==> flow/design.v <==
`timescale 1ns / 1ps
module pcs_10g_enc_64b66b (
    input  wire        clk,
    input  wire        rst_n,
    input  wire [63:0] xgmii_txd,    
    input  wire [7:0]  xgmii_txc,    
    output reg  [65:0] tx_block,      
    output reg         tx_block_valid,
    output reg         encode_error   
);
reg [65:0] block_next;
reg        error_next;
wire [7:0] d0 = xgmii_txd[ 7: 0];
wire [7:0] d1 = xgmii_txd[15: 8];
wire [7:0] d2 = xgmii_txd[23:16];
wire [7:0] d3 = xgmii_txd[31:24];
wire [7:0] d4 = xgmii_txd[39:32];
wire [7:0] d5 = xgmii_txd[47:40];
wire [7:0] d6 = xgmii_txd[55:48];
wire [7:0] d7 = xgmii_txd[63:56];
wire c0 = xgmii_txc[0];
wire c1 = xgmii_txc[1];
wire c2 = xgmii_txc[2];
wire c3 = xgmii_txc[3];
wire c4 = xgmii_txc[4];
wire c5 = xgmii_txc[5];
wire c6 = xgmii_txc[6];
wire c7 = xgmii_txc[7];
function [6:0] ctrl_encode;
    input [7:0] xgmii_char;
    begin
        case (xgmii_char)
            8'h07:   ctrl_encode = 7'h00;
            8'hFE:  ctrl_encode = 7'h1E;
            default:       ctrl_encode = 7'h1E;  
        endcase
    end
endfunction
function [3:0] ocode_encode;
    input [7:0] xgmii_char;
    begin
        case (xgmii_char)
            8'h9C: ocode_encode = 4'h0;
            8'h5C: ocode_encode = 4'hF;
            default:       ocode_encode = 4'h0;
        endcase
    end
endfunction
always @(*) begin
    block_next = 66'd0;
    error_next = 1'b0;
    if (xgmii_txc == 8'h00) begin
        block_next = {2'b01, xgmii_txd};
    end else if (c0 && d0 == 8'hFB && xgmii_txc[7:1] == 7'h00) begin
        block_next = {2'b10, 8'h33,
                      d7, d6, d5, d4, d3, d2, d1};
    end else if (c0 && d0 == 8'hFD && xgmii_txc[7:1] == 7'h7F) begin
        block_next = {2'b10, 8'h87,
                      ctrl_encode(d7), ctrl_encode(d6),
                      ctrl_encode(d5), ctrl_encode(d4),
                      ctrl_encode(d3), ctrl_encode(d2),
                      ctrl_encode(d1), 7'b0};
    end else if (!c0 && c1 && d1 == 8'hFD && xgmii_txc[7:2] == 6'h3F) begin
        block_next = {2'b10, 8'h99,
                      ctrl_encode(d7), ctrl_encode(d6),
                      ctrl_encode(d5), ctrl_encode(d4),
                      ctrl_encode(d3), ctrl_encode(d2),
                      d0, 6'b0};
    end else if (xgmii_txc[1:0] == 2'b00 && c2 && d2 == 8'hFD && xgmii_txc[7:3] == 5'h1F) begin
        block_next = {2'b10, 8'hAA,
                      ctrl_encode(d7), ctrl_encode(d6),
                      ctrl_encode(d5), ctrl_encode(d4),
                      ctrl_encode(d3),
                      d1, d0, 5'b0};
    end else if (xgmii_txc[2:0] == 3'b000 && c3 && d3 == 8'hFD && xgmii_txc[7:4] == 4'hF) begin
        block_next = {2'b10, 8'hB4,
                      ctrl_encode(d7), ctrl_encode(d6),
                      ctrl_encode(d5), ctrl_encode(d4),
                      d2, d1, d0, 4'b0};
    end else if (xgmii_txc[3:0] == 4'h0 && c4 && d4 == 8'hFD && xgmii_txc[7:5] == 3'h7) begin
        block_next = {2'b10, 8'hCC,
                      ctrl_encode(d7), ctrl_encode(d6),
                      ctrl_encode(d5),
                      d3, d2, d1, d0, 3'b0};
    end else if (xgmii_txc[4:0] == 5'h00 && c5 && d5 == 8'hFD && xgmii_txc[7:6] == 2'h3) begin
        block_next = {2'b10, 8'hD2,
                      ctrl_encode(d7), ctrl_encode(d6),
                      d4, d3, d2, d1, d0, 2'b0};
    end else if (xgmii_txc[5:0] == 6'h00 && c6 && d6 == 8'hFD && c7) begin
        block_next = {2'b10, 8'hE1,
                      ctrl_encode(d7),
                      d5, d4, d3, d2, d1, d0, 1'b0};
    end else if (xgmii_txc[6:0] == 7'h00 && c7 && d7 == 8'hFD) begin
        block_next = {2'b10, 8'hFF,
                      d6, d5, d4, d3, d2, d1, d0};
    end else if (xgmii_txc == 8'hF0 && c4 && d4 == 8'hFB) begin
        block_next = {2'b10, 8'h78,
                      d7, d6, d5, 4'h0, d3, d2, d1, d0};
    end else if (c0 && (d0 == 8'h9C || d0 == 8'h5C) &&
                 xgmii_txc[3:1] == 3'b000 &&
                 c4 && (d4 == 8'h9C || d4 == 8'h5C) &&
                 xgmii_txc[7:5] == 3'b000) begin
        block_next = {2'b10, 8'h2D,
                      d7, d6, d5, ocode_encode(d4),
                      d3, d2, d1, ocode_encode(d0)};
    end else if (c0 && (d0 == 8'h9C || d0 == 8'h5C) &&
                 xgmii_txc[3:1] == 3'b000 &&
                 c4 && d4 == 8'hFB &&
                 xgmii_txc[7:5] == 3'b000) begin
        block_next = {2'b10, 8'h66,
                      d7, d6, d5, 4'h0, d3, d2, d1, ocode_encode(d0)};
    end else if (xgmii_txc == 8'hFF) begin
        block_next = {2'b10, 8'h1E,
                      ctrl_encode(d7), ctrl_encode(d6),
                      ctrl_encode(d5), ctrl_encode(d4),
                      ctrl_encode(d3), ctrl_encode(d2),
                      ctrl_encode(d1), ctrl_encode(d0)};
    end else begin
        block_next = {2'b10, 8'h1E,
                      7'h1E, 7'h1E, 7'h1E, 7'h1E,
                      7'h1E, 7'h1E, 7'h1E, 7'h1E};
        error_next = 1'b1;
    end
end
always @(posedge clk or negedge rst_n) begin
    if (!rst_n) begin
        tx_block       <= {2'b10, 8'h1E, 56'd0};  
        tx_block_valid <= 1'b0;
        encode_error   <= 1'b0;
    end else begin
        tx_block       <= block_next;
        tx_block_valid <= 1'b1;
        encode_error   <= error_next;
    end
end
endmodule
`timescale 1ns / 1ps
module pcs_10g_scrambler (
    input  wire        clk,
    input  wire        rst_n,
    input  wire [65:0] tx_block_in,
    input  wire        tx_block_valid,
    output reg  [65:0] tx_block_out,
    output reg         tx_block_out_valid
);
reg [57:0] lfsr;
reg [63:0] scrambled_data;
reg [57:0] lfsr_next;
integer i;
always @(*) begin
    lfsr_next = lfsr;
    scrambled_data = 64'd0;
    for (i = 0; i < 64; i = i + 1) begin
        scrambled_data[i] = tx_block_in[i] ^ lfsr_next[38] ^ lfsr_next[57];
        lfsr_next = {lfsr_next[56:0], scrambled_data[i]};
    end
end
always @(posedge clk or negedge rst_n) begin
    if (!rst_n) begin
        lfsr               <= 58'h3FF_FFFF_FFFF_FFFF;  
        tx_block_out       <= 66'd0;
        tx_block_out_valid <= 1'b0;
    end else if (tx_block_valid) begin
        lfsr               <= lfsr_next;
        tx_block_out       <= {tx_block_in[65:64], scrambled_data};
        tx_block_out_valid <= 1'b1;
    end else begin
        tx_block_out_valid <= 1'b0;
    end
end
endmodule
`timescale 1ns / 1ps
module pcs_10g_tx_gearbox (
    input  wire        clk,         
    input  wire        rst_n,
    input  wire [65:0] tx_block,
    input  wire        tx_block_valid,
    output reg  [15:0] tx_data,
    output reg  [1:0]  tx_header,
    output reg         tx_data_valid,
    output wire        tx_ready,     
    input  wire        tx_sequence_done  
);
reg [79:0]  shift_reg;
reg [6:0]   bit_count;      
assign tx_ready = (bit_count <= 7'd16);
reg [1:0] stored_header;
reg       header_valid;
always @(posedge clk or negedge rst_n) begin
    if (!rst_n) begin
        shift_reg    <= 80'd0;
        bit_count    <= 7'd0;
        tx_data      <= 16'd0;
        tx_header    <= 2'b00;
        tx_data_valid <= 1'b0;
        stored_header <= 2'b00;
        header_valid  <= 1'b0;
    end else begin
        tx_data_valid <= 1'b0;
        if (tx_block_valid && tx_ready) begin
            stored_header <= tx_block[65:64];
            header_valid  <= 1'b1;
            shift_reg <= shift_reg | ({16'd0, tx_block[63:0]} << bit_count);
            bit_count <= bit_count + 7'd64;
        end
        if (bit_count >= 7'd16 || (tx_block_valid && tx_ready && (bit_count + 7'd64) >= 7'd16)) begin
            if (bit_count >= 7'd16) begin
                tx_data       <= shift_reg[15:0];
                tx_header     <= header_valid ? stored_header : 2'b01;
                tx_data_valid <= 1'b1;
                header_valid  <= 1'b0;
                shift_reg <= shift_reg >> 16;
                bit_count <= bit_count - 7'd16;
            end
        end
    end
end
endmodule
`timescale 1ns / 1ps
module pcs_10g_rx_gearbox (
    input  wire        clk,
    input  wire        rst_n,
    input  wire [15:0] rx_data,
    input  wire [1:0]  rx_header,
    input  wire        rx_data_valid,
    input  wire        rx_header_valid,
    output reg  [65:0] rx_block,
    output reg         rx_block_valid,
    input  wire        slip            
);
reg [81:0]  shift_reg;        
reg [6:0]   bit_count;
reg [6:0]   slip_offset;      
reg [1:0]   pending_header;
reg         has_header;
always @(posedge clk or negedge rst_n) begin
    if (!rst_n) begin
        shift_reg     <= 82'd0;
        bit_count     <= 7'd0;
        rx_block      <= 66'd0;
        rx_block_valid <= 1'b0;
        slip_offset   <= 7'd0;
        pending_header <= 2'b00;
        has_header    <= 1'b0;
    end else begin
        rx_block_valid <= 1'b0;
        if (slip) begin
            if (bit_count > 0) begin
                shift_reg <= shift_reg >> 1;
                bit_count <= bit_count - 7'd1;
            end
            if (slip_offset == 7'd65)
                slip_offset <= 7'd0;
            else
                slip_offset <= slip_offset + 7'd1;
        end
        if (rx_data_valid) begin
            shift_reg <= shift_reg | ({66'd0, rx_data} << bit_count);
            bit_count <= bit_count + 7'd16;
            if (rx_header_valid) begin
                pending_header <= rx_header;
                has_header     <= 1'b1;
            end
        end
        if (bit_count >= 7'd66) begin
            if (has_header) begin
                rx_block <= {pending_header, shift_reg[63:0]};
                shift_reg <= shift_reg >> 64;
                bit_count <= bit_count - 7'd64;
                has_header <= 1'b0;
            end else begin
                rx_block <= shift_reg[65:0];
                shift_reg <= shift_reg >> 66;
                bit_count <= bit_count - 7'd66;
            end
            rx_block_valid <= 1'b1;
        end
    end
end
endmodule
`timescale 1ns / 1ps
module pcs_10g_block_sync (
    input  wire        clk,
    input  wire        rst_n,
    input  wire [1:0]  rx_sync_header,
    input  wire        rx_valid,
    output reg         block_lock,     
    output reg         slip,           
    output reg         hi_ber,         
    output reg  [15:0] sh_valid_cnt,   
    output reg  [15:0] sh_invalid_cnt  
);
localparam [1:0] ST_LOCK_INIT = 2'd0;
localparam [1:0] ST_RESET_CNT = 2'd1;
localparam [1:0] ST_TEST_SH   = 2'd2;
localparam [1:0] ST_LOCKED    = 2'd3;
reg [1:0] state;
wire sh_valid = (rx_sync_header == 2'b01) || (rx_sync_header == 2'b10);
wire sh_invalid = !sh_valid;
reg [12:0] ber_test_cnt;      
reg [5:0]  ber_bad_cnt;       
always @(posedge clk or negedge rst_n) begin
    if (!rst_n) begin
        state          <= ST_LOCK_INIT;
        block_lock     <= 1'b0;
        slip           <= 1'b0;
        hi_ber         <= 1'b1;
        sh_valid_cnt   <= 16'd0;
        sh_invalid_cnt <= 16'd0;
        ber_test_cnt   <= 13'd0;
        ber_bad_cnt    <= 6'd0;
    end else begin
        slip <= 1'b0;  
        if (rx_valid) begin
            case (state)
                ST_LOCK_INIT: begin
                    block_lock <= 1'b0;
                    hi_ber     <= 1'b1;
                    if (sh_valid) begin
                        state        <= ST_RESET_CNT;
                        sh_valid_cnt <= 16'd1;
                    end else begin
                        slip <= 1'b1;
                    end
                end
                ST_RESET_CNT: begin
                    sh_valid_cnt   <= 16'd1;
                    sh_invalid_cnt <= 16'd0;
                    state          <= ST_TEST_SH;
                end
                ST_TEST_SH: begin
                    if (sh_valid) begin
                        sh_valid_cnt <= sh_valid_cnt + 16'd1;
                        if (sh_valid_cnt >= 64 - 1) begin
                            state      <= ST_LOCKED;
                            block_lock <= 1'b1;
                            hi_ber     <= 1'b0;
                            ber_test_cnt <= 13'd0;
                            ber_bad_cnt  <= 6'd0;
                        end
                    end else begin
                        slip  <= 1'b1;
                        state <= ST_LOCK_INIT;
                        sh_valid_cnt <= 16'd0;
                    end
                end
                ST_LOCKED: begin
                    ber_test_cnt <= ber_test_cnt + 13'd1;
                    if (sh_invalid) begin
                        sh_invalid_cnt <= sh_invalid_cnt + 16'd1;
                        ber_bad_cnt    <= ber_bad_cnt + 6'd1;
                    end
                    if (ber_test_cnt >= 13'd8191) begin
                        if (ber_bad_cnt >= 6'd16) begin
                            hi_ber     <= 1'b1;
                            block_lock <= 1'b0;
                            state      <= ST_LOCK_INIT;
                            sh_valid_cnt   <= 16'd0;
                            sh_invalid_cnt <= 16'd0;
                        end else begin
                            hi_ber <= 1'b0;
                        end
                        ber_test_cnt <= 13'd0;
                        ber_bad_cnt  <= 6'd0;
                    end
                end
                default: state <= ST_LOCK_INIT;
            endcase
        end
    end
end
endmodule
`timescale 1ns / 1ps
module pcs_10g_descrambler (
    input  wire        clk,
    input  wire        rst_n,
    input  wire [65:0] rx_block_in,
    input  wire        rx_block_valid,
    output reg  [65:0] rx_block_out,
    output reg         rx_block_out_valid
);
reg [57:0] lfsr;
reg [63:0] descrambled_data;
reg [57:0] lfsr_next;
integer i;
always @(*) begin
    lfsr_next = lfsr;
    descrambled_data = 64'd0;
    for (i = 0; i < 64; i = i + 1) begin
        descrambled_data[i] = rx_block_in[i] ^ lfsr_next[38] ^ lfsr_next[57];
        lfsr_next = {lfsr_next[56:0], rx_block_in[i]};  
    end
end
always @(posedge clk or negedge rst_n) begin
    if (!rst_n) begin
        lfsr               <= 58'h3FF_FFFF_FFFF_FFFF;
        rx_block_out       <= 66'd0;
        rx_block_out_valid <= 1'b0;
    end else if (rx_block_valid) begin
        lfsr               <= lfsr_next;
        rx_block_out       <= {rx_block_in[65:64], descrambled_data};
        rx_block_out_valid <= 1'b1;
    end else begin
        rx_block_out_valid <= 1'b0;
    end
end
endmodule
`timescale 1ns / 1ps
module pcs_10g_dec_64b66b (
    input  wire        clk,
    input  wire        rst_n,
    input  wire [65:0] rx_block,
    input  wire        rx_block_valid,
    output reg  [63:0] xgmii_rxd,
    output reg  [7:0]  xgmii_rxc,
    output reg         decode_error,    
    output reg         rx_data_valid
);
wire [1:0]  sync_header   = rx_block[65:64];
wire [7:0]  block_type    = rx_block[63:56];
wire [55:0] block_payload = rx_block[55:0];
wire [63:0] data_payload  = rx_block[63:0];
function [7:0] ctrl_decode;
    input [6:0] code;
    begin
        case (code)
            7'h00:    ctrl_decode = 8'h07;
            7'h1E:   ctrl_decode = 8'hFE;
            7'h06:     ctrl_decode = 8'h07;
            default:       ctrl_decode = 8'hFE;
        endcase
    end
endfunction
function [7:0] ocode_decode;
    input [3:0] code;
    begin
        case (code)
            4'h0: ocode_decode = 8'h9C;
            4'hF: ocode_decode = 8'h5C;
            default:    ocode_decode = 8'h9C;
        endcase
    end
endfunction
reg [63:0] rxd_next;
reg [7:0]  rxc_next;
reg        err_next;
always @(*) begin
    rxd_next = {8{8'hFE}};
    rxc_next = 8'hFF;
    err_next = 1'b0;
    if (!rx_block_valid) begin
        rxd_next = {8{8'h07}};
        rxc_next = 8'hFF;
    end else if (sync_header == 2'b01) begin
        rxd_next = data_payload;
        rxc_next = 8'h00;
    end else if (sync_header == 2'b10) begin
        case (block_type)
            8'h1E: begin
                rxd_next = {ctrl_decode(block_payload[55:49]),   
                            ctrl_decode(block_payload[48:42]),   
                            ctrl_decode(block_payload[41:35]),   
                            ctrl_decode(block_payload[34:28]),   
                            ctrl_decode(block_payload[27:21]),   
                            ctrl_decode(block_payload[20:14]),   
                            ctrl_decode(block_payload[13: 7]),   
                            ctrl_decode(block_payload[ 6: 0])};  
                rxc_next = 8'hFF;
            end
            8'h33: begin
                rxd_next = {block_payload[55:48],   
                            block_payload[47:40],   
                            block_payload[39:32],   
                            block_payload[31:24],   
                            block_payload[23:16],   
                            block_payload[15: 8],   
                            block_payload[ 7: 0],   
                            8'hFB};          
                rxc_next = 8'h01;
            end
            8'h2D: begin
                rxd_next = {block_payload[55:48],                
                            block_payload[47:40],                
                            block_payload[39:32],                
                            ocode_decode(block_payload[31:28]),  
                            block_payload[27:20],                
                            block_payload[19:12],                
                            block_payload[11: 4],                
                            ocode_decode(block_payload[ 3: 0])}; 
                rxc_next = 8'h11;
            end
            8'h66: begin
                rxd_next = {block_payload[55:48],                
                            block_payload[47:40],                
                            block_payload[39:32],                
                            8'hFB,                        
                            block_payload[27:20],                
                            block_payload[19:12],                
                            block_payload[11: 4],                
                            ocode_decode(block_payload[ 3: 0])}; 
                rxc_next = 8'h11;
            end
            8'h78: begin
                rxd_next = {block_payload[55:48],   
                            block_payload[47:40],   
                            block_payload[39:32],   
                            8'hFB,           
                            block_payload[27:20],   
                            block_payload[19:12],   
                            block_payload[11: 4],   
                            block_payload[ 3: 0], 4'b0};  
                rxc_next = 8'h10;
            end
            8'h87: begin
                rxd_next = {ctrl_decode(block_payload[55:49]),   
                            ctrl_decode(block_payload[48:42]),   
                            ctrl_decode(block_payload[41:35]),   
                            ctrl_decode(block_payload[34:28]),   
                            ctrl_decode(block_payload[27:21]),   
                            ctrl_decode(block_payload[20:14]),   
                            ctrl_decode(block_payload[13: 7]),   
                            8'hFD};                        
                rxc_next = 8'hFF;
            end
            8'h99: begin
                rxd_next = {ctrl_decode(block_payload[55:49]),   
                            ctrl_decode(block_payload[48:42]),   
                            ctrl_decode(block_payload[41:35]),   
                            ctrl_decode(block_payload[34:28]),   
                            ctrl_decode(block_payload[27:21]),   
                            ctrl_decode(block_payload[20:14]),   
                            8'hFD,                         
                            block_payload[13:6]};                 
                rxc_next = 8'hFE;
            end
            8'hAA: begin
                rxd_next = {ctrl_decode(block_payload[55:49]),   
                            ctrl_decode(block_payload[48:42]),   
                            ctrl_decode(block_payload[41:35]),   
                            ctrl_decode(block_payload[34:28]),   
                            ctrl_decode(block_payload[27:21]),   
                            8'hFD,                         
                            block_payload[20:13],                 
                            block_payload[12: 5]};                
                rxc_next = 8'hFC;
            end
            8'hB4: begin
                rxd_next = {ctrl_decode(block_payload[55:49]),   
                            ctrl_decode(block_payload[48:42]),   
                            ctrl_decode(block_payload[41:35]),   
                            ctrl_decode(block_payload[34:28]),   
                            8'hFD,                         
                            block_payload[27:20],                 
                            block_payload[19:12],                 
                            block_payload[11: 4]};                
                rxc_next = 8'hF8;
            end
            8'hCC: begin
                rxd_next = {ctrl_decode(block_payload[55:49]),   
                            ctrl_decode(block_payload[48:42]),   
                            ctrl_decode(block_payload[41:35]),   
                            8'hFD,                         
                            block_payload[34:27],                 
                            block_payload[26:19],                 
                            block_payload[18:11],                 
                            block_payload[10: 3]};                
                rxc_next = 8'hF0;
            end
            8'hD2: begin
                rxd_next = {ctrl_decode(block_payload[55:49]),   
                            ctrl_decode(block_payload[48:42]),   
                            8'hFD,                         
                            block_payload[41:34],                 
                            block_payload[33:26],                 
                            block_payload[25:18],                 
                            block_payload[17:10],                 
                            block_payload[ 9: 2]};                
                rxc_next = 8'hE0;
            end
            8'hE1: begin
                rxd_next = {ctrl_decode(block_payload[55:49]),   
                            8'hFD,                         
                            block_payload[48:41],                 
                            block_payload[40:33],                 
                            block_payload[32:25],                 
                            block_payload[24:17],                 
                            block_payload[16: 9],                 
                            block_payload[ 8: 1]};                
                rxc_next = 8'hC0;
            end
            8'hFF: begin
                rxd_next = {8'hFD,                         
                            block_payload[55:48],                 
                            block_payload[47:40],                 
                            block_payload[39:32],                 
                            block_payload[31:24],                 
                            block_payload[23:16],                 
                            block_payload[15: 8],                 
                            block_payload[ 7: 0]};                
                rxc_next = 8'h80;
            end
            default: begin
                rxd_next = {8{8'hFE}};
                rxc_next = 8'hFF;
                err_next = 1'b1;
            end
        endcase
    end else begin
        rxd_next = {8{8'hFE}};
        rxc_next = 8'hFF;
        err_next = 1'b1;
    end
end
always @(posedge clk or negedge rst_n) begin
    if (!rst_n) begin
        xgmii_rxd    <= {8{8'h07}};
        xgmii_rxc    <= 8'hFF;
        decode_error  <= 1'b0;
        rx_data_valid <= 1'b0;
    end else begin
        xgmii_rxd    <= rxd_next;
        xgmii_rxc    <= rxc_next;
        decode_error  <= err_next;
        rx_data_valid <= rx_block_valid;
    end
end
endmodule
`timescale 1ns / 1ps
module pcs_10g_ber_monitor (
    input  wire        clk,
    input  wire        rst_n,
    input  wire        block_lock,
    input  wire        hi_ber,
    input  wire [15:0] sh_invalid_cnt,
    input  wire        rx_decode_error,
    output reg         pcs_status,        
    output reg         pcs_status_ll,     
    input  wire        status_read,       
    output reg  [15:0] ber_count,         
    output reg  [7:0]  errored_block_count,  
    output reg         rx_link_up         
);
wire pcs_status_raw = block_lock & ~hi_ber;
localparam LINK_TIMER_MAX = 23'd6440000;
reg [22:0] link_timer;
always @(posedge clk or negedge rst_n) begin
    if (!rst_n) begin
        pcs_status        <= 1'b0;
        pcs_status_ll     <= 1'b0;
        ber_count         <= 16'd0;
        errored_block_count <= 8'd0;
        rx_link_up        <= 1'b0;
        link_timer        <= 23'd0;
    end else begin
        pcs_status <= pcs_status_raw;
        if (!pcs_status_raw) begin
            pcs_status_ll <= 1'b0;
        end else if (status_read) begin
            pcs_status_ll <= pcs_status_raw;
        end else if (!pcs_status_ll && pcs_status_raw) begin
            pcs_status_ll <= 1'b1;
        end
        if (!block_lock) begin
            ber_count <= 16'd0;
        end else if (hi_ber) begin
            if (ber_count != 16'hFFFF)  
                ber_count <= ber_count + 16'd1;
        end
        if (!block_lock) begin
            errored_block_count <= 8'd0;
        end else if (rx_decode_error) begin
            if (errored_block_count != 8'hFF)
                errored_block_count <= errored_block_count + 8'd1;
        end
        if (pcs_status_raw) begin
            if (link_timer >= LINK_TIMER_MAX) begin
                rx_link_up <= 1'b1;
            end else begin
                link_timer <= link_timer + 23'd1;
            end
        end else begin
            rx_link_up <= 1'b0;
            link_timer <= 23'd0;
        end
    end
end
endmodule
`timescale 1ns / 1ps
module pcs_10g_top #(
    parameter INIT_IDLE_DISPATCH = 1   
) (
    input  wire        clk,            
    input  wire        rst_n,          
    input  wire [63:0] xgmii_txd,      
    input  wire [7:0]  xgmii_txc,      
    output wire [63:0] xgmii_rxd,      
    output wire [7:0]  xgmii_rxc,      
    output wire [15:0] gth_txdata,     
    output wire [1:0]  gth_txheader,   
    output wire        gth_txdata_valid,
    input  wire [15:0] gth_rxdata,     
    input  wire [1:0]  gth_rxheader,   
    input  wire        gth_rxdata_valid,
    input  wire        gth_rxheader_valid,
    output wire        gth_txsequence_done,  
    input  wire        gth_rxgearboxslip,    
    output wire        block_lock,     
    output wire        hi_ber,         
    output wire        pcs_status,     
    output wire        rx_link_up,     
    output wire        tx_encode_err,  
    output wire        rx_decode_err,  
    output wire [15:0] ber_count,      
    output wire [7:0]  errored_blocks, 
    input  wire        status_read,    
    output wire        pcs_status_ll   
);
wire [65:0] enc_block;
wire        enc_valid;
wire        enc_error;
pcs_10g_enc_64b66b u_encoder (
    .clk            (clk),
    .rst_n          (rst_n),
    .xgmii_txd      (xgmii_txd),
    .xgmii_txc      (xgmii_txc),
    .tx_block        (enc_block),
    .tx_block_valid  (enc_valid),
    .encode_error    (enc_error)
);
assign tx_encode_err = enc_error;
wire [65:0] scr_block;
wire        scr_valid;
pcs_10g_scrambler u_scrambler (
    .clk              (clk),
    .rst_n            (rst_n),
    .tx_block_in       (enc_block),
    .tx_block_valid    (enc_valid),
    .tx_block_out      (scr_block),
    .tx_block_out_valid(scr_valid)
);
pcs_10g_tx_gearbox u_tx_gearbox (
    .clk              (clk),
    .rst_n            (rst_n),
    .tx_block          (scr_block),
    .tx_block_valid    (scr_valid),
    .tx_data           (gth_txdata),
    .tx_header         (gth_txheader),
    .tx_data_valid     (gth_txdata_valid),
    .tx_ready          (),
    .tx_sequence_done  (1'b1)
);
assign gth_txsequence_done = 1'b1;
wire [65:0] rgbox_block;
wire        rgbox_valid;
wire        slip_cmd;
pcs_10g_rx_gearbox u_rx_gearbox (
    .clk              (clk),
    .rst_n            (rst_n),
    .rx_data           (gth_rxdata),
    .rx_header         (gth_rxheader),
    .rx_data_valid     (gth_rxdata_valid),
    .rx_header_valid   (gth_rxheader_valid),
    .rx_block          (rgbox_block),
    .rx_block_valid    (rgbox_valid),
    .slip              (slip_cmd)
);
wire        blk_lock;
wire        blk_hi_ber;
wire [15:0] blk_sh_valid;
wire [15:0] blk_sh_invalid;
pcs_10g_block_sync u_block_sync (
    .clk              (clk),
    .rst_n            (rst_n),
    .rx_sync_header    (rgbox_block[65:64]),
    .rx_valid          (rgbox_valid),
    .block_lock        (blk_lock),
    .slip              (slip_cmd),
    .hi_ber            (blk_hi_ber),
    .sh_valid_cnt      (blk_sh_valid),
    .sh_invalid_cnt    (blk_sh_invalid)
);
assign block_lock = blk_lock;
assign hi_ber     = blk_hi_ber;
wire [65:0] dscr_block;
wire        dscr_valid;
pcs_10g_descrambler u_descrambler (
    .clk                (clk),
    .rst_n              (rst_n),
    .rx_block_in         (rgbox_block),
    .rx_block_valid      (rgbox_valid & blk_lock),
    .rx_block_out        (dscr_block),
    .rx_block_out_valid  (dscr_valid)
);
wire [63:0] dec_rxd;
wire [7:0]  dec_rxc;
wire        dec_error;
wire        dec_valid;
pcs_10g_dec_64b66b u_decoder (
    .clk              (clk),
    .rst_n            (rst_n),
    .rx_block          (dscr_block),
    .rx_block_valid    (dscr_valid),
    .xgmii_rxd         (dec_rxd),
    .xgmii_rxc         (dec_rxc),
    .decode_error      (dec_error),
    .rx_data_valid     (dec_valid)
);
assign xgmii_rxd   = dec_rxd;
assign xgmii_rxc   = dec_rxc;
assign rx_decode_err = dec_error;
pcs_10g_ber_monitor u_ber_monitor (
    .clk                 (clk),
    .rst_n               (rst_n),
    .block_lock          (blk_lock),
    .hi_ber              (blk_hi_ber),
    .sh_invalid_cnt      (blk_sh_invalid),
    .rx_decode_error     (dec_error),
    .pcs_status          (pcs_status),
    .pcs_status_ll       (pcs_status_ll),
    .status_read         (status_read),
    .ber_count           (ber_count),
    .errored_block_count (errored_blocks),
    .rx_link_up          (rx_link_up)
);
endmodule
=== From RTL to reports: pcs_10g_top ===
Module pcs_10g_top before and after one edit of its RTL, step after step.
Lines under "original" count in the file above, lines under "edited" in the edited file.
"change": "edited" minus "original" as printed here. "rel. change": 100 x difference / "original".
Operators: Yosys type, input widths -> output width; for muxes data width and select width s.
The mark n/a stands for no value.

* Design top: pcs_10g_top
* Clock: clk
* Standard-cell library: sky130hd
* Corner: tt_025C_1v80

=== The edit ===
The edit as a unified diff against the file above.
The edit is scripted: it alters the design's behaviour and was not made to optimise anything.

<pre>
@@ -612,11 +612,6 @@
     end
 end
-always @(posedge clk or negedge rst_n) begin
-    if (!rst_n) begin
-        xgmii_rxd    <= {8{8'h07}};
-        xgmii_rxc    <= 8'hFF;
-        decode_error  <= 1'b0;
-        rx_data_valid <= 1'b0;
-    end else begin
+always @(posedge clk) begin
+    begin
         xgmii_rxd    <= rxd_next;
         xgmii_rxc    <= rxc_next;
</pre>

=== Elaborated design ===
Yosys after proc, flatten, opt, wreduce and memory -nomap, before mapping. Memory bits, and registers merged into a memory's read port (data or address), are not among the register bits. Print and check cells are not counted. Equal cells are merged and count once.

{| class="wikitable"
|+ Operators by class
! what !! original !! edited !! change !! rel. change (%)
|-
| bitwise operators || 261 || 262 || +1 || +0.38
|-
| reductions and logical operators || 88 || 89 || +1 || +1.14
|-
| equality and inequality tests || 76 || 76 || 0 || 0.00
|-
| magnitude comparators || 9 || 9 || 0 || 0.00
|-
| mux-type cells || 136 || 132 || -4 || -2.94
|-
| add/subtract/negate cells || 12 || 12 || 0 || 0.00
|-
| shifts and indexed selects || 2 || 2 || 0 || 0.00
|}

{| class="wikitable"
|+ Operator list
! operator !! original !! edited !! change !! rel. change (%)
|-
| $mux 1 || 46 || 44 || -2 || -4.35
|-
| $mux 8 || 16 || 15 || -1 || -6.25
|-
| $reduce_or 2->1 || 10 || 11 || +1 || +10.00
|-
| $mux 64 || 3 || 2 || -1 || -33.33
|-
| $not 1->1 || 1 || 2 || +1 || +100.00
|-
| $xor 1x1->1 || 256 || 256 || 0 || 0.00
|-
| $logic_and 1x1->1 || 36 || 36 || 0 || 0.00
|-
| $eq 8x8->1 const B || 22 || 22 || 0 || 0.00
|-
| $mux 66 || 14 || 14 || 0 || 0.00
|-
| $logic_not 7->1 || 10 || 10 || 0 || 0.00
|-
| $eq 7x3->1 const B || 8 || 8 || 0 || 0.00
|-
| $eq 8x3->1 const B || 8 || 8 || 0 || 0.00
|-
| $mux 5 || 8 || 8 || 0 || 0.00
|-
| $mux 7 || 8 || 8 || 0 || 0.00
|-
| $ne 2x1->1 const B || 8 || 8 || 0 || 0.00
|-
| $mux 16 || 7 || 7 || 0 || 0.00
|-
| $mux 2 || 6 || 6 || 0 || 0.00
|-
| $eq 2x2->1 const B || 5 || 5 || 0 || 0.00
|-
| $reduce_and 2->1 || 5 || 5 || 0 || 0.00
|-
| $eq 8x7->1 const B || 4 || 4 || 0 || 0.00
|-
| $logic_or 1x1->1 || 4 || 4 || 0 || 0.00
|-
| $mux 6 || 4 || 4 || 0 || 0.00
|-
| $mux 82 || 4 || 4 || 0 || 0.00
|-
| $eq 2x1->1 const B || 3 || 3 || 0 || 0.00
|-
| $eq 4x4->1 const B || 3 || 3 || 0 || 0.00
|-
| $logic_not 3->1 || 3 || 3 || 0 || 0.00
|-
| $mux 13 || 3 || 3 || 0 || 0.00
|-
| $mux 80 || 3 || 3 || 0 || 0.00
|}

Not every row of either side is listed.

{| class="wikitable"
|+ Storage and ports
! what !! original !! edited !! change !! rel. change (%)
|-
| register bits after elaboration || 749 || 749 || 0 || 0.00
|-
| input bits || 96 || 96 || 0 || 0.00
|-
| output and inout bits || 123 || 123 || 0 || 0.00
|}

=== Longest topological paths ===
Yosys ltp: most cells in a row. Word level: on the elaborated netlist, between registers, memories and ports. Mapped: between sequential cells and ports; inverters and the memories' decode and read muxes count.

{| class="wikitable"
|+ Depth
! what !! original !! edited !! change !! rel. change (%)
|-
| word-level depth || 20 || 20 || 0 || 0.00
|-
| ABC_AREA || 0 || 0 || n/a || n/a
|-
| mapped depth || 16 || 13 || -3 || -18.75
|}

=== Netlist ===
The flow's flattened synthesis, as Yosys stat reports it; memories are mapped. The netlist is that of the ABC_AREA named above (0 if unset); the other value can give another one.

{| class="wikitable"
|+ Synthesis totals
! what !! original !! edited !! change !! rel. change (%)
|-
| flip-flop cells || 747 || 747 || 0 || 0.00
|-
| buffer cells || 358 || 364 || +6 || +1.68
|-
| chip area (Yosys) (mm^2) || 0.0400472 || 0.0403387 || +0.0002915 || +0.73
|-
| standard cells after synthesis || 4327 || 4483 || +156 || +3.61
|-
| sequential area (mm^2) || 0.0188869 || 0.0184815 || -0.0004054 || -2.15
|}

{| class="wikitable"
|+ Cells by type
! cell type !! original !! edited !! change !! rel. change (%)
|-
| sky130_fd_sc_hd__dfxtp_1 || 0 || 73 || +73 || n/a
|-
| sky130_fd_sc_hd__o21ai_0 || 410 || 465 || +55 || +13.41
|-
| sky130_fd_sc_hd__a21oi_1 || 214 || 265 || +51 || +23.83
|-
| sky130_fd_sc_hd__mux2i_1 || 70 || 121 || +51 || +72.86
|-
| sky130_fd_sc_hd__dfrtp_1 || 592 || 551 || -41 || -6.93
|-
| sky130_fd_sc_hd__dfstp_2 || 155 || 123 || -32 || -20.65
|-
| sky130_fd_sc_hd__o211ai_1 || 51 || 21 || -30 || -58.82
|-
| sky130_fd_sc_hd__a22oi_1 || 81 || 101 || +20 || +24.69
|-
| sky130_fd_sc_hd__nor4_1 || 24 || 43 || +19 || +79.17
|-
| sky130_fd_sc_hd__and2_1 || 51 || 33 || -18 || -35.29
|-
| sky130_fd_sc_hd__o221a_2 || 28 || 10 || -18 || -64.29
|-
| sky130_fd_sc_hd__nand2_1 || 690 || 707 || +17 || +2.46
|-
| sky130_fd_sc_hd__a31oi_1 || 54 || 37 || -17 || -31.48
|-
| sky130_fd_sc_hd__nand3_1 || 84 || 100 || +16 || +19.05
|-
| sky130_fd_sc_hd__a222oi_1 || 59 || 44 || -15 || -25.42
|-
| sky130_fd_sc_hd__nor2_1 || 218 || 231 || +13 || +5.96
|-
| sky130_fd_sc_hd__nand4_1 || 49 || 37 || -12 || -24.49
|-
| sky130_fd_sc_hd__xnor2_1 || 208 || 219 || +11 || +5.29
|}

Not every row of either side is listed.
The figures by module come from a second, unflattened synthesis with its own total; it is not the netlist above.

{| class="wikitable"
|+ Second synthesis, totals
! what !! original !! edited !! change !! rel. change (%)
|-
| cells (unflattened synthesis) || 4356 || 4352 || -4 || -0.09
|-
| area (unflattened synthesis) (mm^2) || 0.04427 || 0.0437344 || -0.0005356 || -1.21
|}

Rows give one instance, submodules left out.

{| class="wikitable"
|+ Modules, original
! module !! times used !! area (mm^2) !! cells
|-
| pcs_10g_rx_gearbox || 1 || 0.0090049 || 937
|-
| pcs_10g_descrambler || 1 || 0.0064637 || 327
|-
| pcs_10g_scrambler || 1 || 0.0063123 || 510
|-
| pcs_10g_enc_64b66b || 1 || 0.0060183 || 768
|-
| pcs_10g_dec_64b66b || 1 || 0.0056842 || 684
|-
| pcs_10g_tx_gearbox || 1 || 0.0048634 || 506
|-
| pcs_10g_block_sync || 1 || 0.0032831 || 349
|-
| pcs_10g_ber_monitor || 1 || 0.0026225 || 272
|-
| pcs_10g_top || 1 || 0.0000175 || 3
|}

{| class="wikitable"
|+ Modules, edited
! module !! times used !! area (mm^2) !! cells
|-
| pcs_10g_rx_gearbox || 1 || 0.0090049 || 937
|-
| pcs_10g_descrambler || 1 || 0.0064637 || 327
|-
| pcs_10g_scrambler || 1 || 0.0063123 || 510
|-
| pcs_10g_enc_64b66b || 1 || 0.0060183 || 768
|-
| pcs_10g_dec_64b66b || 1 || 0.0051487 || 680
|-
| pcs_10g_tx_gearbox || 1 || 0.0048634 || 506
|-
| pcs_10g_block_sync || 1 || 0.0032831 || 349
|-
| pcs_10g_ber_monitor || 1 || 0.0026225 || 272
|-
| pcs_10g_top || 1 || 0.0000175 || 3
|}

=== Timing after synthesis ===
Path of least setup slack by OpenSTA after synthesis, without wires, with an ideal clock, recovery checks aside; 20% of the period is set as input and as output delay. Where synthesis merged equal registers, the netlist keeps one of their names.

{| class="wikitable"
|+ Timing after synthesis
! what !! original !! edited !! change !! rel. change (%)
|-
| kind || register -> register || input -> register || n/a || n/a
|-
| from || reg u_rx_gearbox.bit_count[2] || in xgmii_txc[1] || n/a || n/a
|-
| to || reg u_rx_gearbox.shift_reg[27] || reg u_encoder.tx_block[8] || n/a || n/a
|-
| slack (ns) || 1.598 || 1.722 || +0.124 || n/a
|-
| required time (ns) || 4.877 || 4.923 || +0.046 || +0.94
|-
| setup time (ns) || 0.123 || 0.077 || -0.046 || n/a
|-
| arrival (ns) || 3.280 || 3.201 || -0.079 || -2.41
|-
| delay of the path (ns) || 3.403 || 2.278 || -1.125 || -33.06
|-
| launch time at the first pin (ns) || 0.000 || 1.000 || +1.000 || n/a
|-
| period (ns) || 5.0 || 5.0 || 0.0 || 0.00
|-
| input delay (ns) || n/a || 1.000 || n/a || n/a
|-
| driving pins on the path || 15 || 9 || -6 || -40.00
|-
| period reached after synthesis (ns) || 3.402 || 3.278 || -0.124 || -3.64
|}

"delay of the path" = arrival - input delay + setup time.
"driving pins on the path": output pins that drive a net of the path, with the launching flip-flop's if there is one; two outputs of one cell count as two.
"period reached after synthesis" = period - worst setup slack (recovery checks aside). The figure is calculated, with input and output delays left at 20% of the set period.
Between the ends stands the longest chain of elaborated cells between them, by number of cells; it is not shown to be the way that was timed. Of several equally long chains one is given.
Each line given opens the expression or statement behind the cell; cells for indexed reads and writes are added by Yosys, which also makes memories of some case tables.
A register here has more assigning lines than the two given.

On the way, after synthesis, original:
* Cell sequence: sky130_fd_sc_hd__dfrtp_1 sky130_fd_sc_hd__buf_1 sky130_fd_sc_hd__inv_2 sky130_fd_sc_hd__buf_1 sky130_fd_sc_hd__ha_1 sky130_fd_sc_hd__or3b_2 sky130_fd_sc_hd__nor3_1 sky130_fd_sc_hd__nand2b_1 sky130_fd_sc_hd__inv_2 sky130_fd_sc_hd__nor2_1 sky130_fd_sc_hd__nand2_1 sky130_fd_sc_hd__nand2_1 sky130_fd_sc_hd__clkbuf_1 sky130_fd_sc_hd__nor2_1 sky130_fd_sc_hd__o221a_2
* Length of the longest elaborated chain: 5
* Elaborated cells between the ends (all ways): 11
* RTL lines with such cells: 5
* Those cells by class: compare (2); shift (1); mux (4); logic (1); reduce/logical (3)

{| class="wikitable"
|+ RTL lines, path after synthesis, original
! what !! RTL line !! text
|-
| from (decl) || 232 || <nowiki>reg [6:0]   bit_count;</nowiki>
|-
| from (assign) || 250 || <nowiki>bit_count <= bit_count - 7'd1;</nowiki>
|-
| from (assign) || 259 || <nowiki>bit_count <= bit_count + 7'd16;</nowiki>
|-
| $gt 7x1->1 || 248 || <nowiki>if (bit_count > 0) begin</nowiki>
|-
| $mux 82 || 248 ||
|-
| $mux 82 || 247 || <nowiki>if (slip) begin</nowiki>
|-
| $mux 82 || 257 || <nowiki>if (rx_data_valid) begin</nowiki>
|-
| $mux 82 || 265 || <nowiki>if (bit_count >= 7'd66) begin</nowiki>
|-
| to (assign) || 258 || <nowiki>shift_reg <= shift_reg | ({66'd0, rx_data} << bit_count);</nowiki>
|-
| to (assign) || 268 || <nowiki>shift_reg <= shift_reg >> 64;</nowiki>
|-
| to (decl) || 231 || <nowiki>reg [81:0]  shift_reg;</nowiki>
|}

On the way, after synthesis, edited:
* Cell sequence: sky130_fd_sc_hd__or4_1 sky130_fd_sc_hd__buf_2 sky130_fd_sc_hd__or4_4 sky130_fd_sc_hd__buf_6 sky130_fd_sc_hd__nand2b_4 sky130_fd_sc_hd__buf_8 sky130_fd_sc_hd__a221oi_2 sky130_fd_sc_hd__or4_1 sky130_fd_sc_hd__a21oi_1
* Length of the longest elaborated chain: 18
* Elaborated cells between the ends (all ways): 56
* Those cells by class: eq/ne (3); mux (14); reduce/logical (39)

{| class="wikitable"
|+ RTL lines, path after synthesis, edited
! what !! RTL line !! text
|-
| from (decl) || 690 || <nowiki>input  wire [7:0]  xgmii_txc,</nowiki>
|-
| $logic_not 3->1 || 107 || <nowiki>xgmii_txc[3:1] == 3'b000 &&</nowiki>
|-
| $logic_and 1x1->1 x4 || 106 || <nowiki>end else if (c0 && (d0 == 8'h9C || d0 == 8'h5C) &&</nowiki>
|-
| $mux 66 || 106 ||
|-
| $mux 66 || 99 || <nowiki>end else if (c0 && (d0 == 8'h9C || d0 == 8'h5C) &&</nowiki>
|-
| $mux 66 || 96 || <nowiki>end else if (xgmii_txc == 8'hF0 && c4 && d4 == 8'hFB) begin</nowiki>
|-
| $mux 66 || 93 || <nowiki>end else if (xgmii_txc[6:0] == 7'h00 && c7 && d7 == 8'hFD) begin</nowiki>
|-
| $mux 66 || 89 || <nowiki>end else if (xgmii_txc[5:0] == 6'h00 && c6 && d6 == 8'hFD && c7) begin</nowiki>
|-
| $mux 66 || 85 || <nowiki>end else if (xgmii_txc[4:0] == 5'h00 && c5 && d5 == 8'hFD && xgmii_txc[7:6] == 2'h3) begin</nowiki>
|-
| $mux 66 || 80 || <nowiki>end else if (xgmii_txc[3:0] == 4'h0 && c4 && d4 == 8'hFD && xgmii_txc[7:5] == 3'h7) begin</nowiki>
|-
| $mux 66 || 75 || <nowiki>end else if (xgmii_txc[2:0] == 3'b000 && c3 && d3 == 8'hFD && xgmii_txc[7:4] == 4'hF) begin</nowiki>
|-
| $mux 66 || 69 || <nowiki>end else if (xgmii_txc[1:0] == 2'b00 && c2 && d2 == 8'hFD && xgmii_txc[7:3] == 5'h1F) begin</nowiki>
|-
| $mux 66 || 63 || <nowiki>end else if (!c0 && c1 && d1 == 8'hFD && xgmii_txc[7:2] == 6'h3F) begin</nowiki>
|-
| $mux 66 || 57 || <nowiki>end else if (c0 && d0 == 8'hFD && xgmii_txc[7:1] == 7'h7F) begin</nowiki>
|-
| $mux 66 || 54 || <nowiki>end else if (c0 && d0 == 8'hFB && xgmii_txc[7:1] == 7'h00) begin</nowiki>
|-
| $mux 66 || 52 || <nowiki>if (xgmii_txc == 8'h00) begin</nowiki>
|-
| to (assign) || 127 || <nowiki>tx_block       <= {2'b10, 8'h1E, 56'd0};</nowiki>
|-
| to (assign) || 131 || <nowiki>tx_block       <= block_next;</nowiki>
|-
| to (decl) || 7 || <nowiki>output reg  [65:0] tx_block,</nowiki>
|}

=== Worst path after layout ===
From the final timing report of the runs of pair 1: the path of least setup slack in the routed layout; clock arrival at registers is part of the times.

{| class="wikitable"
|+ Timing post-layout
! what !! original !! edited !! change !! rel. change (%)
|-
| kind || input -> register || input -> register || n/a || n/a
|-
| from || in xgmii_txc[1] || in xgmii_txc[0] || n/a || n/a
|-
| to || reg u_encoder.tx_block[52] || reg u_encoder.tx_block[11] || n/a || n/a
|-
| required time (ns) || 5.51 || 5.49 || -0.02 || -0.36
|-
| launch time at the first pin (ns) || 1.00 || 1.00 || 0.00 || 0.00
|-
| period (ns) || 5.0 || 5.0 || 0.0 || 0.00
|-
| driving pins on the path || 9 || 8 || -1 || -11.11
|-
| setup time (ns) || 0.14 || 0.14 || 0.00 || n/a
|-
| input delay (ns) || 1.00 || 1.00 || 0.00 || 0.00
|-
| slack (ns) || 1.00 || 1.17 || +0.17 || n/a
|-
| arrival (ns) || 4.51 || 4.31 || -0.20 || -4.43
|}

Between the ends stands the longest chain of elaborated cells between them, by number of cells; it is not shown to be the way that was timed. Of several equally long chains one is given.

On the way, post-layout, original:
* Cell sequence: sky130_fd_sc_hd__clkdlybuf4s50_1 sky130_fd_sc_hd__or4_1 sky130_fd_sc_hd__nor3_1 sky130_fd_sc_hd__nand3_1 sky130_fd_sc_hd__buf_4 sky130_fd_sc_hd__nand2_1 sky130_fd_sc_hd__nor2_1 sky130_fd_sc_hd__o21ai_0 sky130_fd_sc_hd__o21ai_1
* Length of the longest elaborated chain: 18
* Elaborated cells between the ends (all ways): 56
* Those cells by class: eq/ne (3); mux (14); reduce/logical (39)

{| class="wikitable"
|+ RTL lines, path post-layout, original
! what !! RTL line !! text
|-
| from (decl) || 695 || <nowiki>input  wire [7:0]  xgmii_txc,</nowiki>
|-
| $logic_not 3->1 || 107 || <nowiki>xgmii_txc[3:1] == 3'b000 &&</nowiki>
|-
| $logic_and 1x1->1 x4 || 106 || <nowiki>end else if (c0 && (d0 == 8'h9C || d0 == 8'h5C) &&</nowiki>
|-
| $mux 66 || 106 ||
|-
| $mux 66 || 99 || <nowiki>end else if (c0 && (d0 == 8'h9C || d0 == 8'h5C) &&</nowiki>
|-
| $mux 66 || 96 || <nowiki>end else if (xgmii_txc == 8'hF0 && c4 && d4 == 8'hFB) begin</nowiki>
|-
| $mux 66 || 93 || <nowiki>end else if (xgmii_txc[6:0] == 7'h00 && c7 && d7 == 8'hFD) begin</nowiki>
|-
| $mux 66 || 89 || <nowiki>end else if (xgmii_txc[5:0] == 6'h00 && c6 && d6 == 8'hFD && c7) begin</nowiki>
|-
| $mux 66 || 85 || <nowiki>end else if (xgmii_txc[4:0] == 5'h00 && c5 && d5 == 8'hFD && xgmii_txc[7:6] == 2'h3) begin</nowiki>
|-
| $mux 66 || 80 || <nowiki>end else if (xgmii_txc[3:0] == 4'h0 && c4 && d4 == 8'hFD && xgmii_txc[7:5] == 3'h7) begin</nowiki>
|-
| $mux 66 || 75 || <nowiki>end else if (xgmii_txc[2:0] == 3'b000 && c3 && d3 == 8'hFD && xgmii_txc[7:4] == 4'hF) begin</nowiki>
|-
| $mux 66 || 69 || <nowiki>end else if (xgmii_txc[1:0] == 2'b00 && c2 && d2 == 8'hFD && xgmii_txc[7:3] == 5'h1F) begin</nowiki>
|-
| $mux 66 || 63 || <nowiki>end else if (!c0 && c1 && d1 == 8'hFD && xgmii_txc[7:2] == 6'h3F) begin</nowiki>
|-
| $mux 66 || 57 || <nowiki>end else if (c0 && d0 == 8'hFD && xgmii_txc[7:1] == 7'h7F) begin</nowiki>
|-
| $mux 66 || 54 || <nowiki>end else if (c0 && d0 == 8'hFB && xgmii_txc[7:1] == 7'h00) begin</nowiki>
|-
| $mux 66 || 52 || <nowiki>if (xgmii_txc == 8'h00) begin</nowiki>
|-
| to (assign) || 127 || <nowiki>tx_block       <= {2'b10, 8'h1E, 56'd0};</nowiki>
|-
| to (assign) || 131 || <nowiki>tx_block       <= block_next;</nowiki>
|-
| to (decl) || 7 || <nowiki>output reg  [65:0] tx_block,</nowiki>
|}

On the way, post-layout, edited:
* Cell sequence: sky130_fd_sc_hd__clkdlybuf4s50_1 sky130_fd_sc_hd__or4_1 sky130_fd_sc_hd__or4_4 sky130_fd_sc_hd__nand2b_4 sky130_fd_sc_hd__a211oi_1 sky130_fd_sc_hd__o221a_2 sky130_fd_sc_hd__o221ai_1 sky130_fd_sc_hd__a31oi_1
* Length of the longest elaborated chain: 18
* Elaborated cells between the ends (all ways): 57
* Those cells by class: eq/ne (2); mux (14); reduce/logical (41)

{| class="wikitable"
|+ RTL lines, path post-layout, edited
! what !! RTL line !! text
|-
| from (decl) || 690 || <nowiki>input  wire [7:0]  xgmii_txc,</nowiki>
|-
| $logic_and 1x1->1 x5 || 106 || <nowiki>end else if (c0 && (d0 == 8'h9C || d0 == 8'h5C) &&</nowiki>
|-
| $mux 66 || 106 ||
|-
| $mux 66 || 99 || <nowiki>end else if (c0 && (d0 == 8'h9C || d0 == 8'h5C) &&</nowiki>
|-
| $mux 66 || 96 || <nowiki>end else if (xgmii_txc == 8'hF0 && c4 && d4 == 8'hFB) begin</nowiki>
|-
| $mux 66 || 93 || <nowiki>end else if (xgmii_txc[6:0] == 7'h00 && c7 && d7 == 8'hFD) begin</nowiki>
|-
| $mux 66 || 89 || <nowiki>end else if (xgmii_txc[5:0] == 6'h00 && c6 && d6 == 8'hFD && c7) begin</nowiki>
|-
| $mux 66 || 85 || <nowiki>end else if (xgmii_txc[4:0] == 5'h00 && c5 && d5 == 8'hFD && xgmii_txc[7:6] == 2'h3) begin</nowiki>
|-
| $mux 66 || 80 || <nowiki>end else if (xgmii_txc[3:0] == 4'h0 && c4 && d4 == 8'hFD && xgmii_txc[7:5] == 3'h7) begin</nowiki>
|-
| $mux 66 || 75 || <nowiki>end else if (xgmii_txc[2:0] == 3'b000 && c3 && d3 == 8'hFD && xgmii_txc[7:4] == 4'hF) begin</nowiki>
|-
| $mux 66 || 69 || <nowiki>end else if (xgmii_txc[1:0] == 2'b00 && c2 && d2 == 8'hFD && xgmii_txc[7:3] == 5'h1F) begin</nowiki>
|-
| $mux 66 || 63 || <nowiki>end else if (!c0 && c1 && d1 == 8'hFD && xgmii_txc[7:2] == 6'h3F) begin</nowiki>
|-
| $mux 66 || 57 || <nowiki>end else if (c0 && d0 == 8'hFD && xgmii_txc[7:1] == 7'h7F) begin</nowiki>
|-
| $mux 66 || 54 || <nowiki>end else if (c0 && d0 == 8'hFB && xgmii_txc[7:1] == 7'h00) begin</nowiki>
|-
| $mux 66 || 52 || <nowiki>if (xgmii_txc == 8'h00) begin</nowiki>
|-
| to (assign) || 127 || <nowiki>tx_block       <= {2'b10, 8'h1E, 56'd0};</nowiki>
|-
| to (assign) || 131 || <nowiki>tx_block       <= block_next;</nowiki>
|-
| to (decl) || 7 || <nowiki>output reg  [65:0] tx_block,</nowiki>
|}

=== Flow runs ===
Runs of the flow (Yosys, OpenROAD) on both versions; the two runs of a pair have the same settings. The constraints put input and output delay at 20% of the set period each and load the outputs with 0.01 pF.

Flow settings, pair 1:
* period_ns: 5.0
* CAP_MARGIN: 20
* CORE_MARGIN: 2
* CORE_UTILIZATION: 40
* SLEW_MARGIN: 20

{| class="wikitable"
|+ Measured results, pair 1
! what !! original !! edited !! change !! rel. change (%)
|-
| worst setup slack after layout (ns) || 1.002 || 1.174 || +0.172 || n/a
|-
| Yosys chip area after synthesis (mm^2) || 0.0400472 || 0.0403387 || +0.0002915 || +0.73
|-
| standard-cell area after layout (mm^2) || 0.0461142 || 0.0466072 || +0.0004930 || +1.07
|-
| die size (mm^2) || 0.102666 || 0.103404 || +0.000738 || +0.72
|}

Flow settings, pair 2:
* CORE_UTILIZATION: 42
* CTS_CLUSTER_SIZE: 70
* GPL_TIMING_DRIVEN: 1
* MAX_ROUTING_LAYER: met5
* PLACE_DENSITY_LB_ADDON: 0.11
* TNS_END_PERCENT: 80
* period_ns: 2.99
* CAP_MARGIN: 20
* CORE_MARGIN: 2
* SLEW_MARGIN: 20

{| class="wikitable"
|+ Measured results, pair 2
! what !! original !! edited !! change !! rel. change (%)
|-
| worst setup slack after layout (ns) || 0.153 || 0.098 || -0.055 || n/a
|-
| Yosys chip area after synthesis (mm^2) || 0.0400472 || 0.0403387 || +0.0002915 || +0.73
|-
| standard-cell area after layout (mm^2) || 0.0486417 || 0.0491121 || +0.0004704 || +0.97
|-
| die size (mm^2) || 0.0978376 || 0.0985395 || +0.0007019 || +0.72
|}
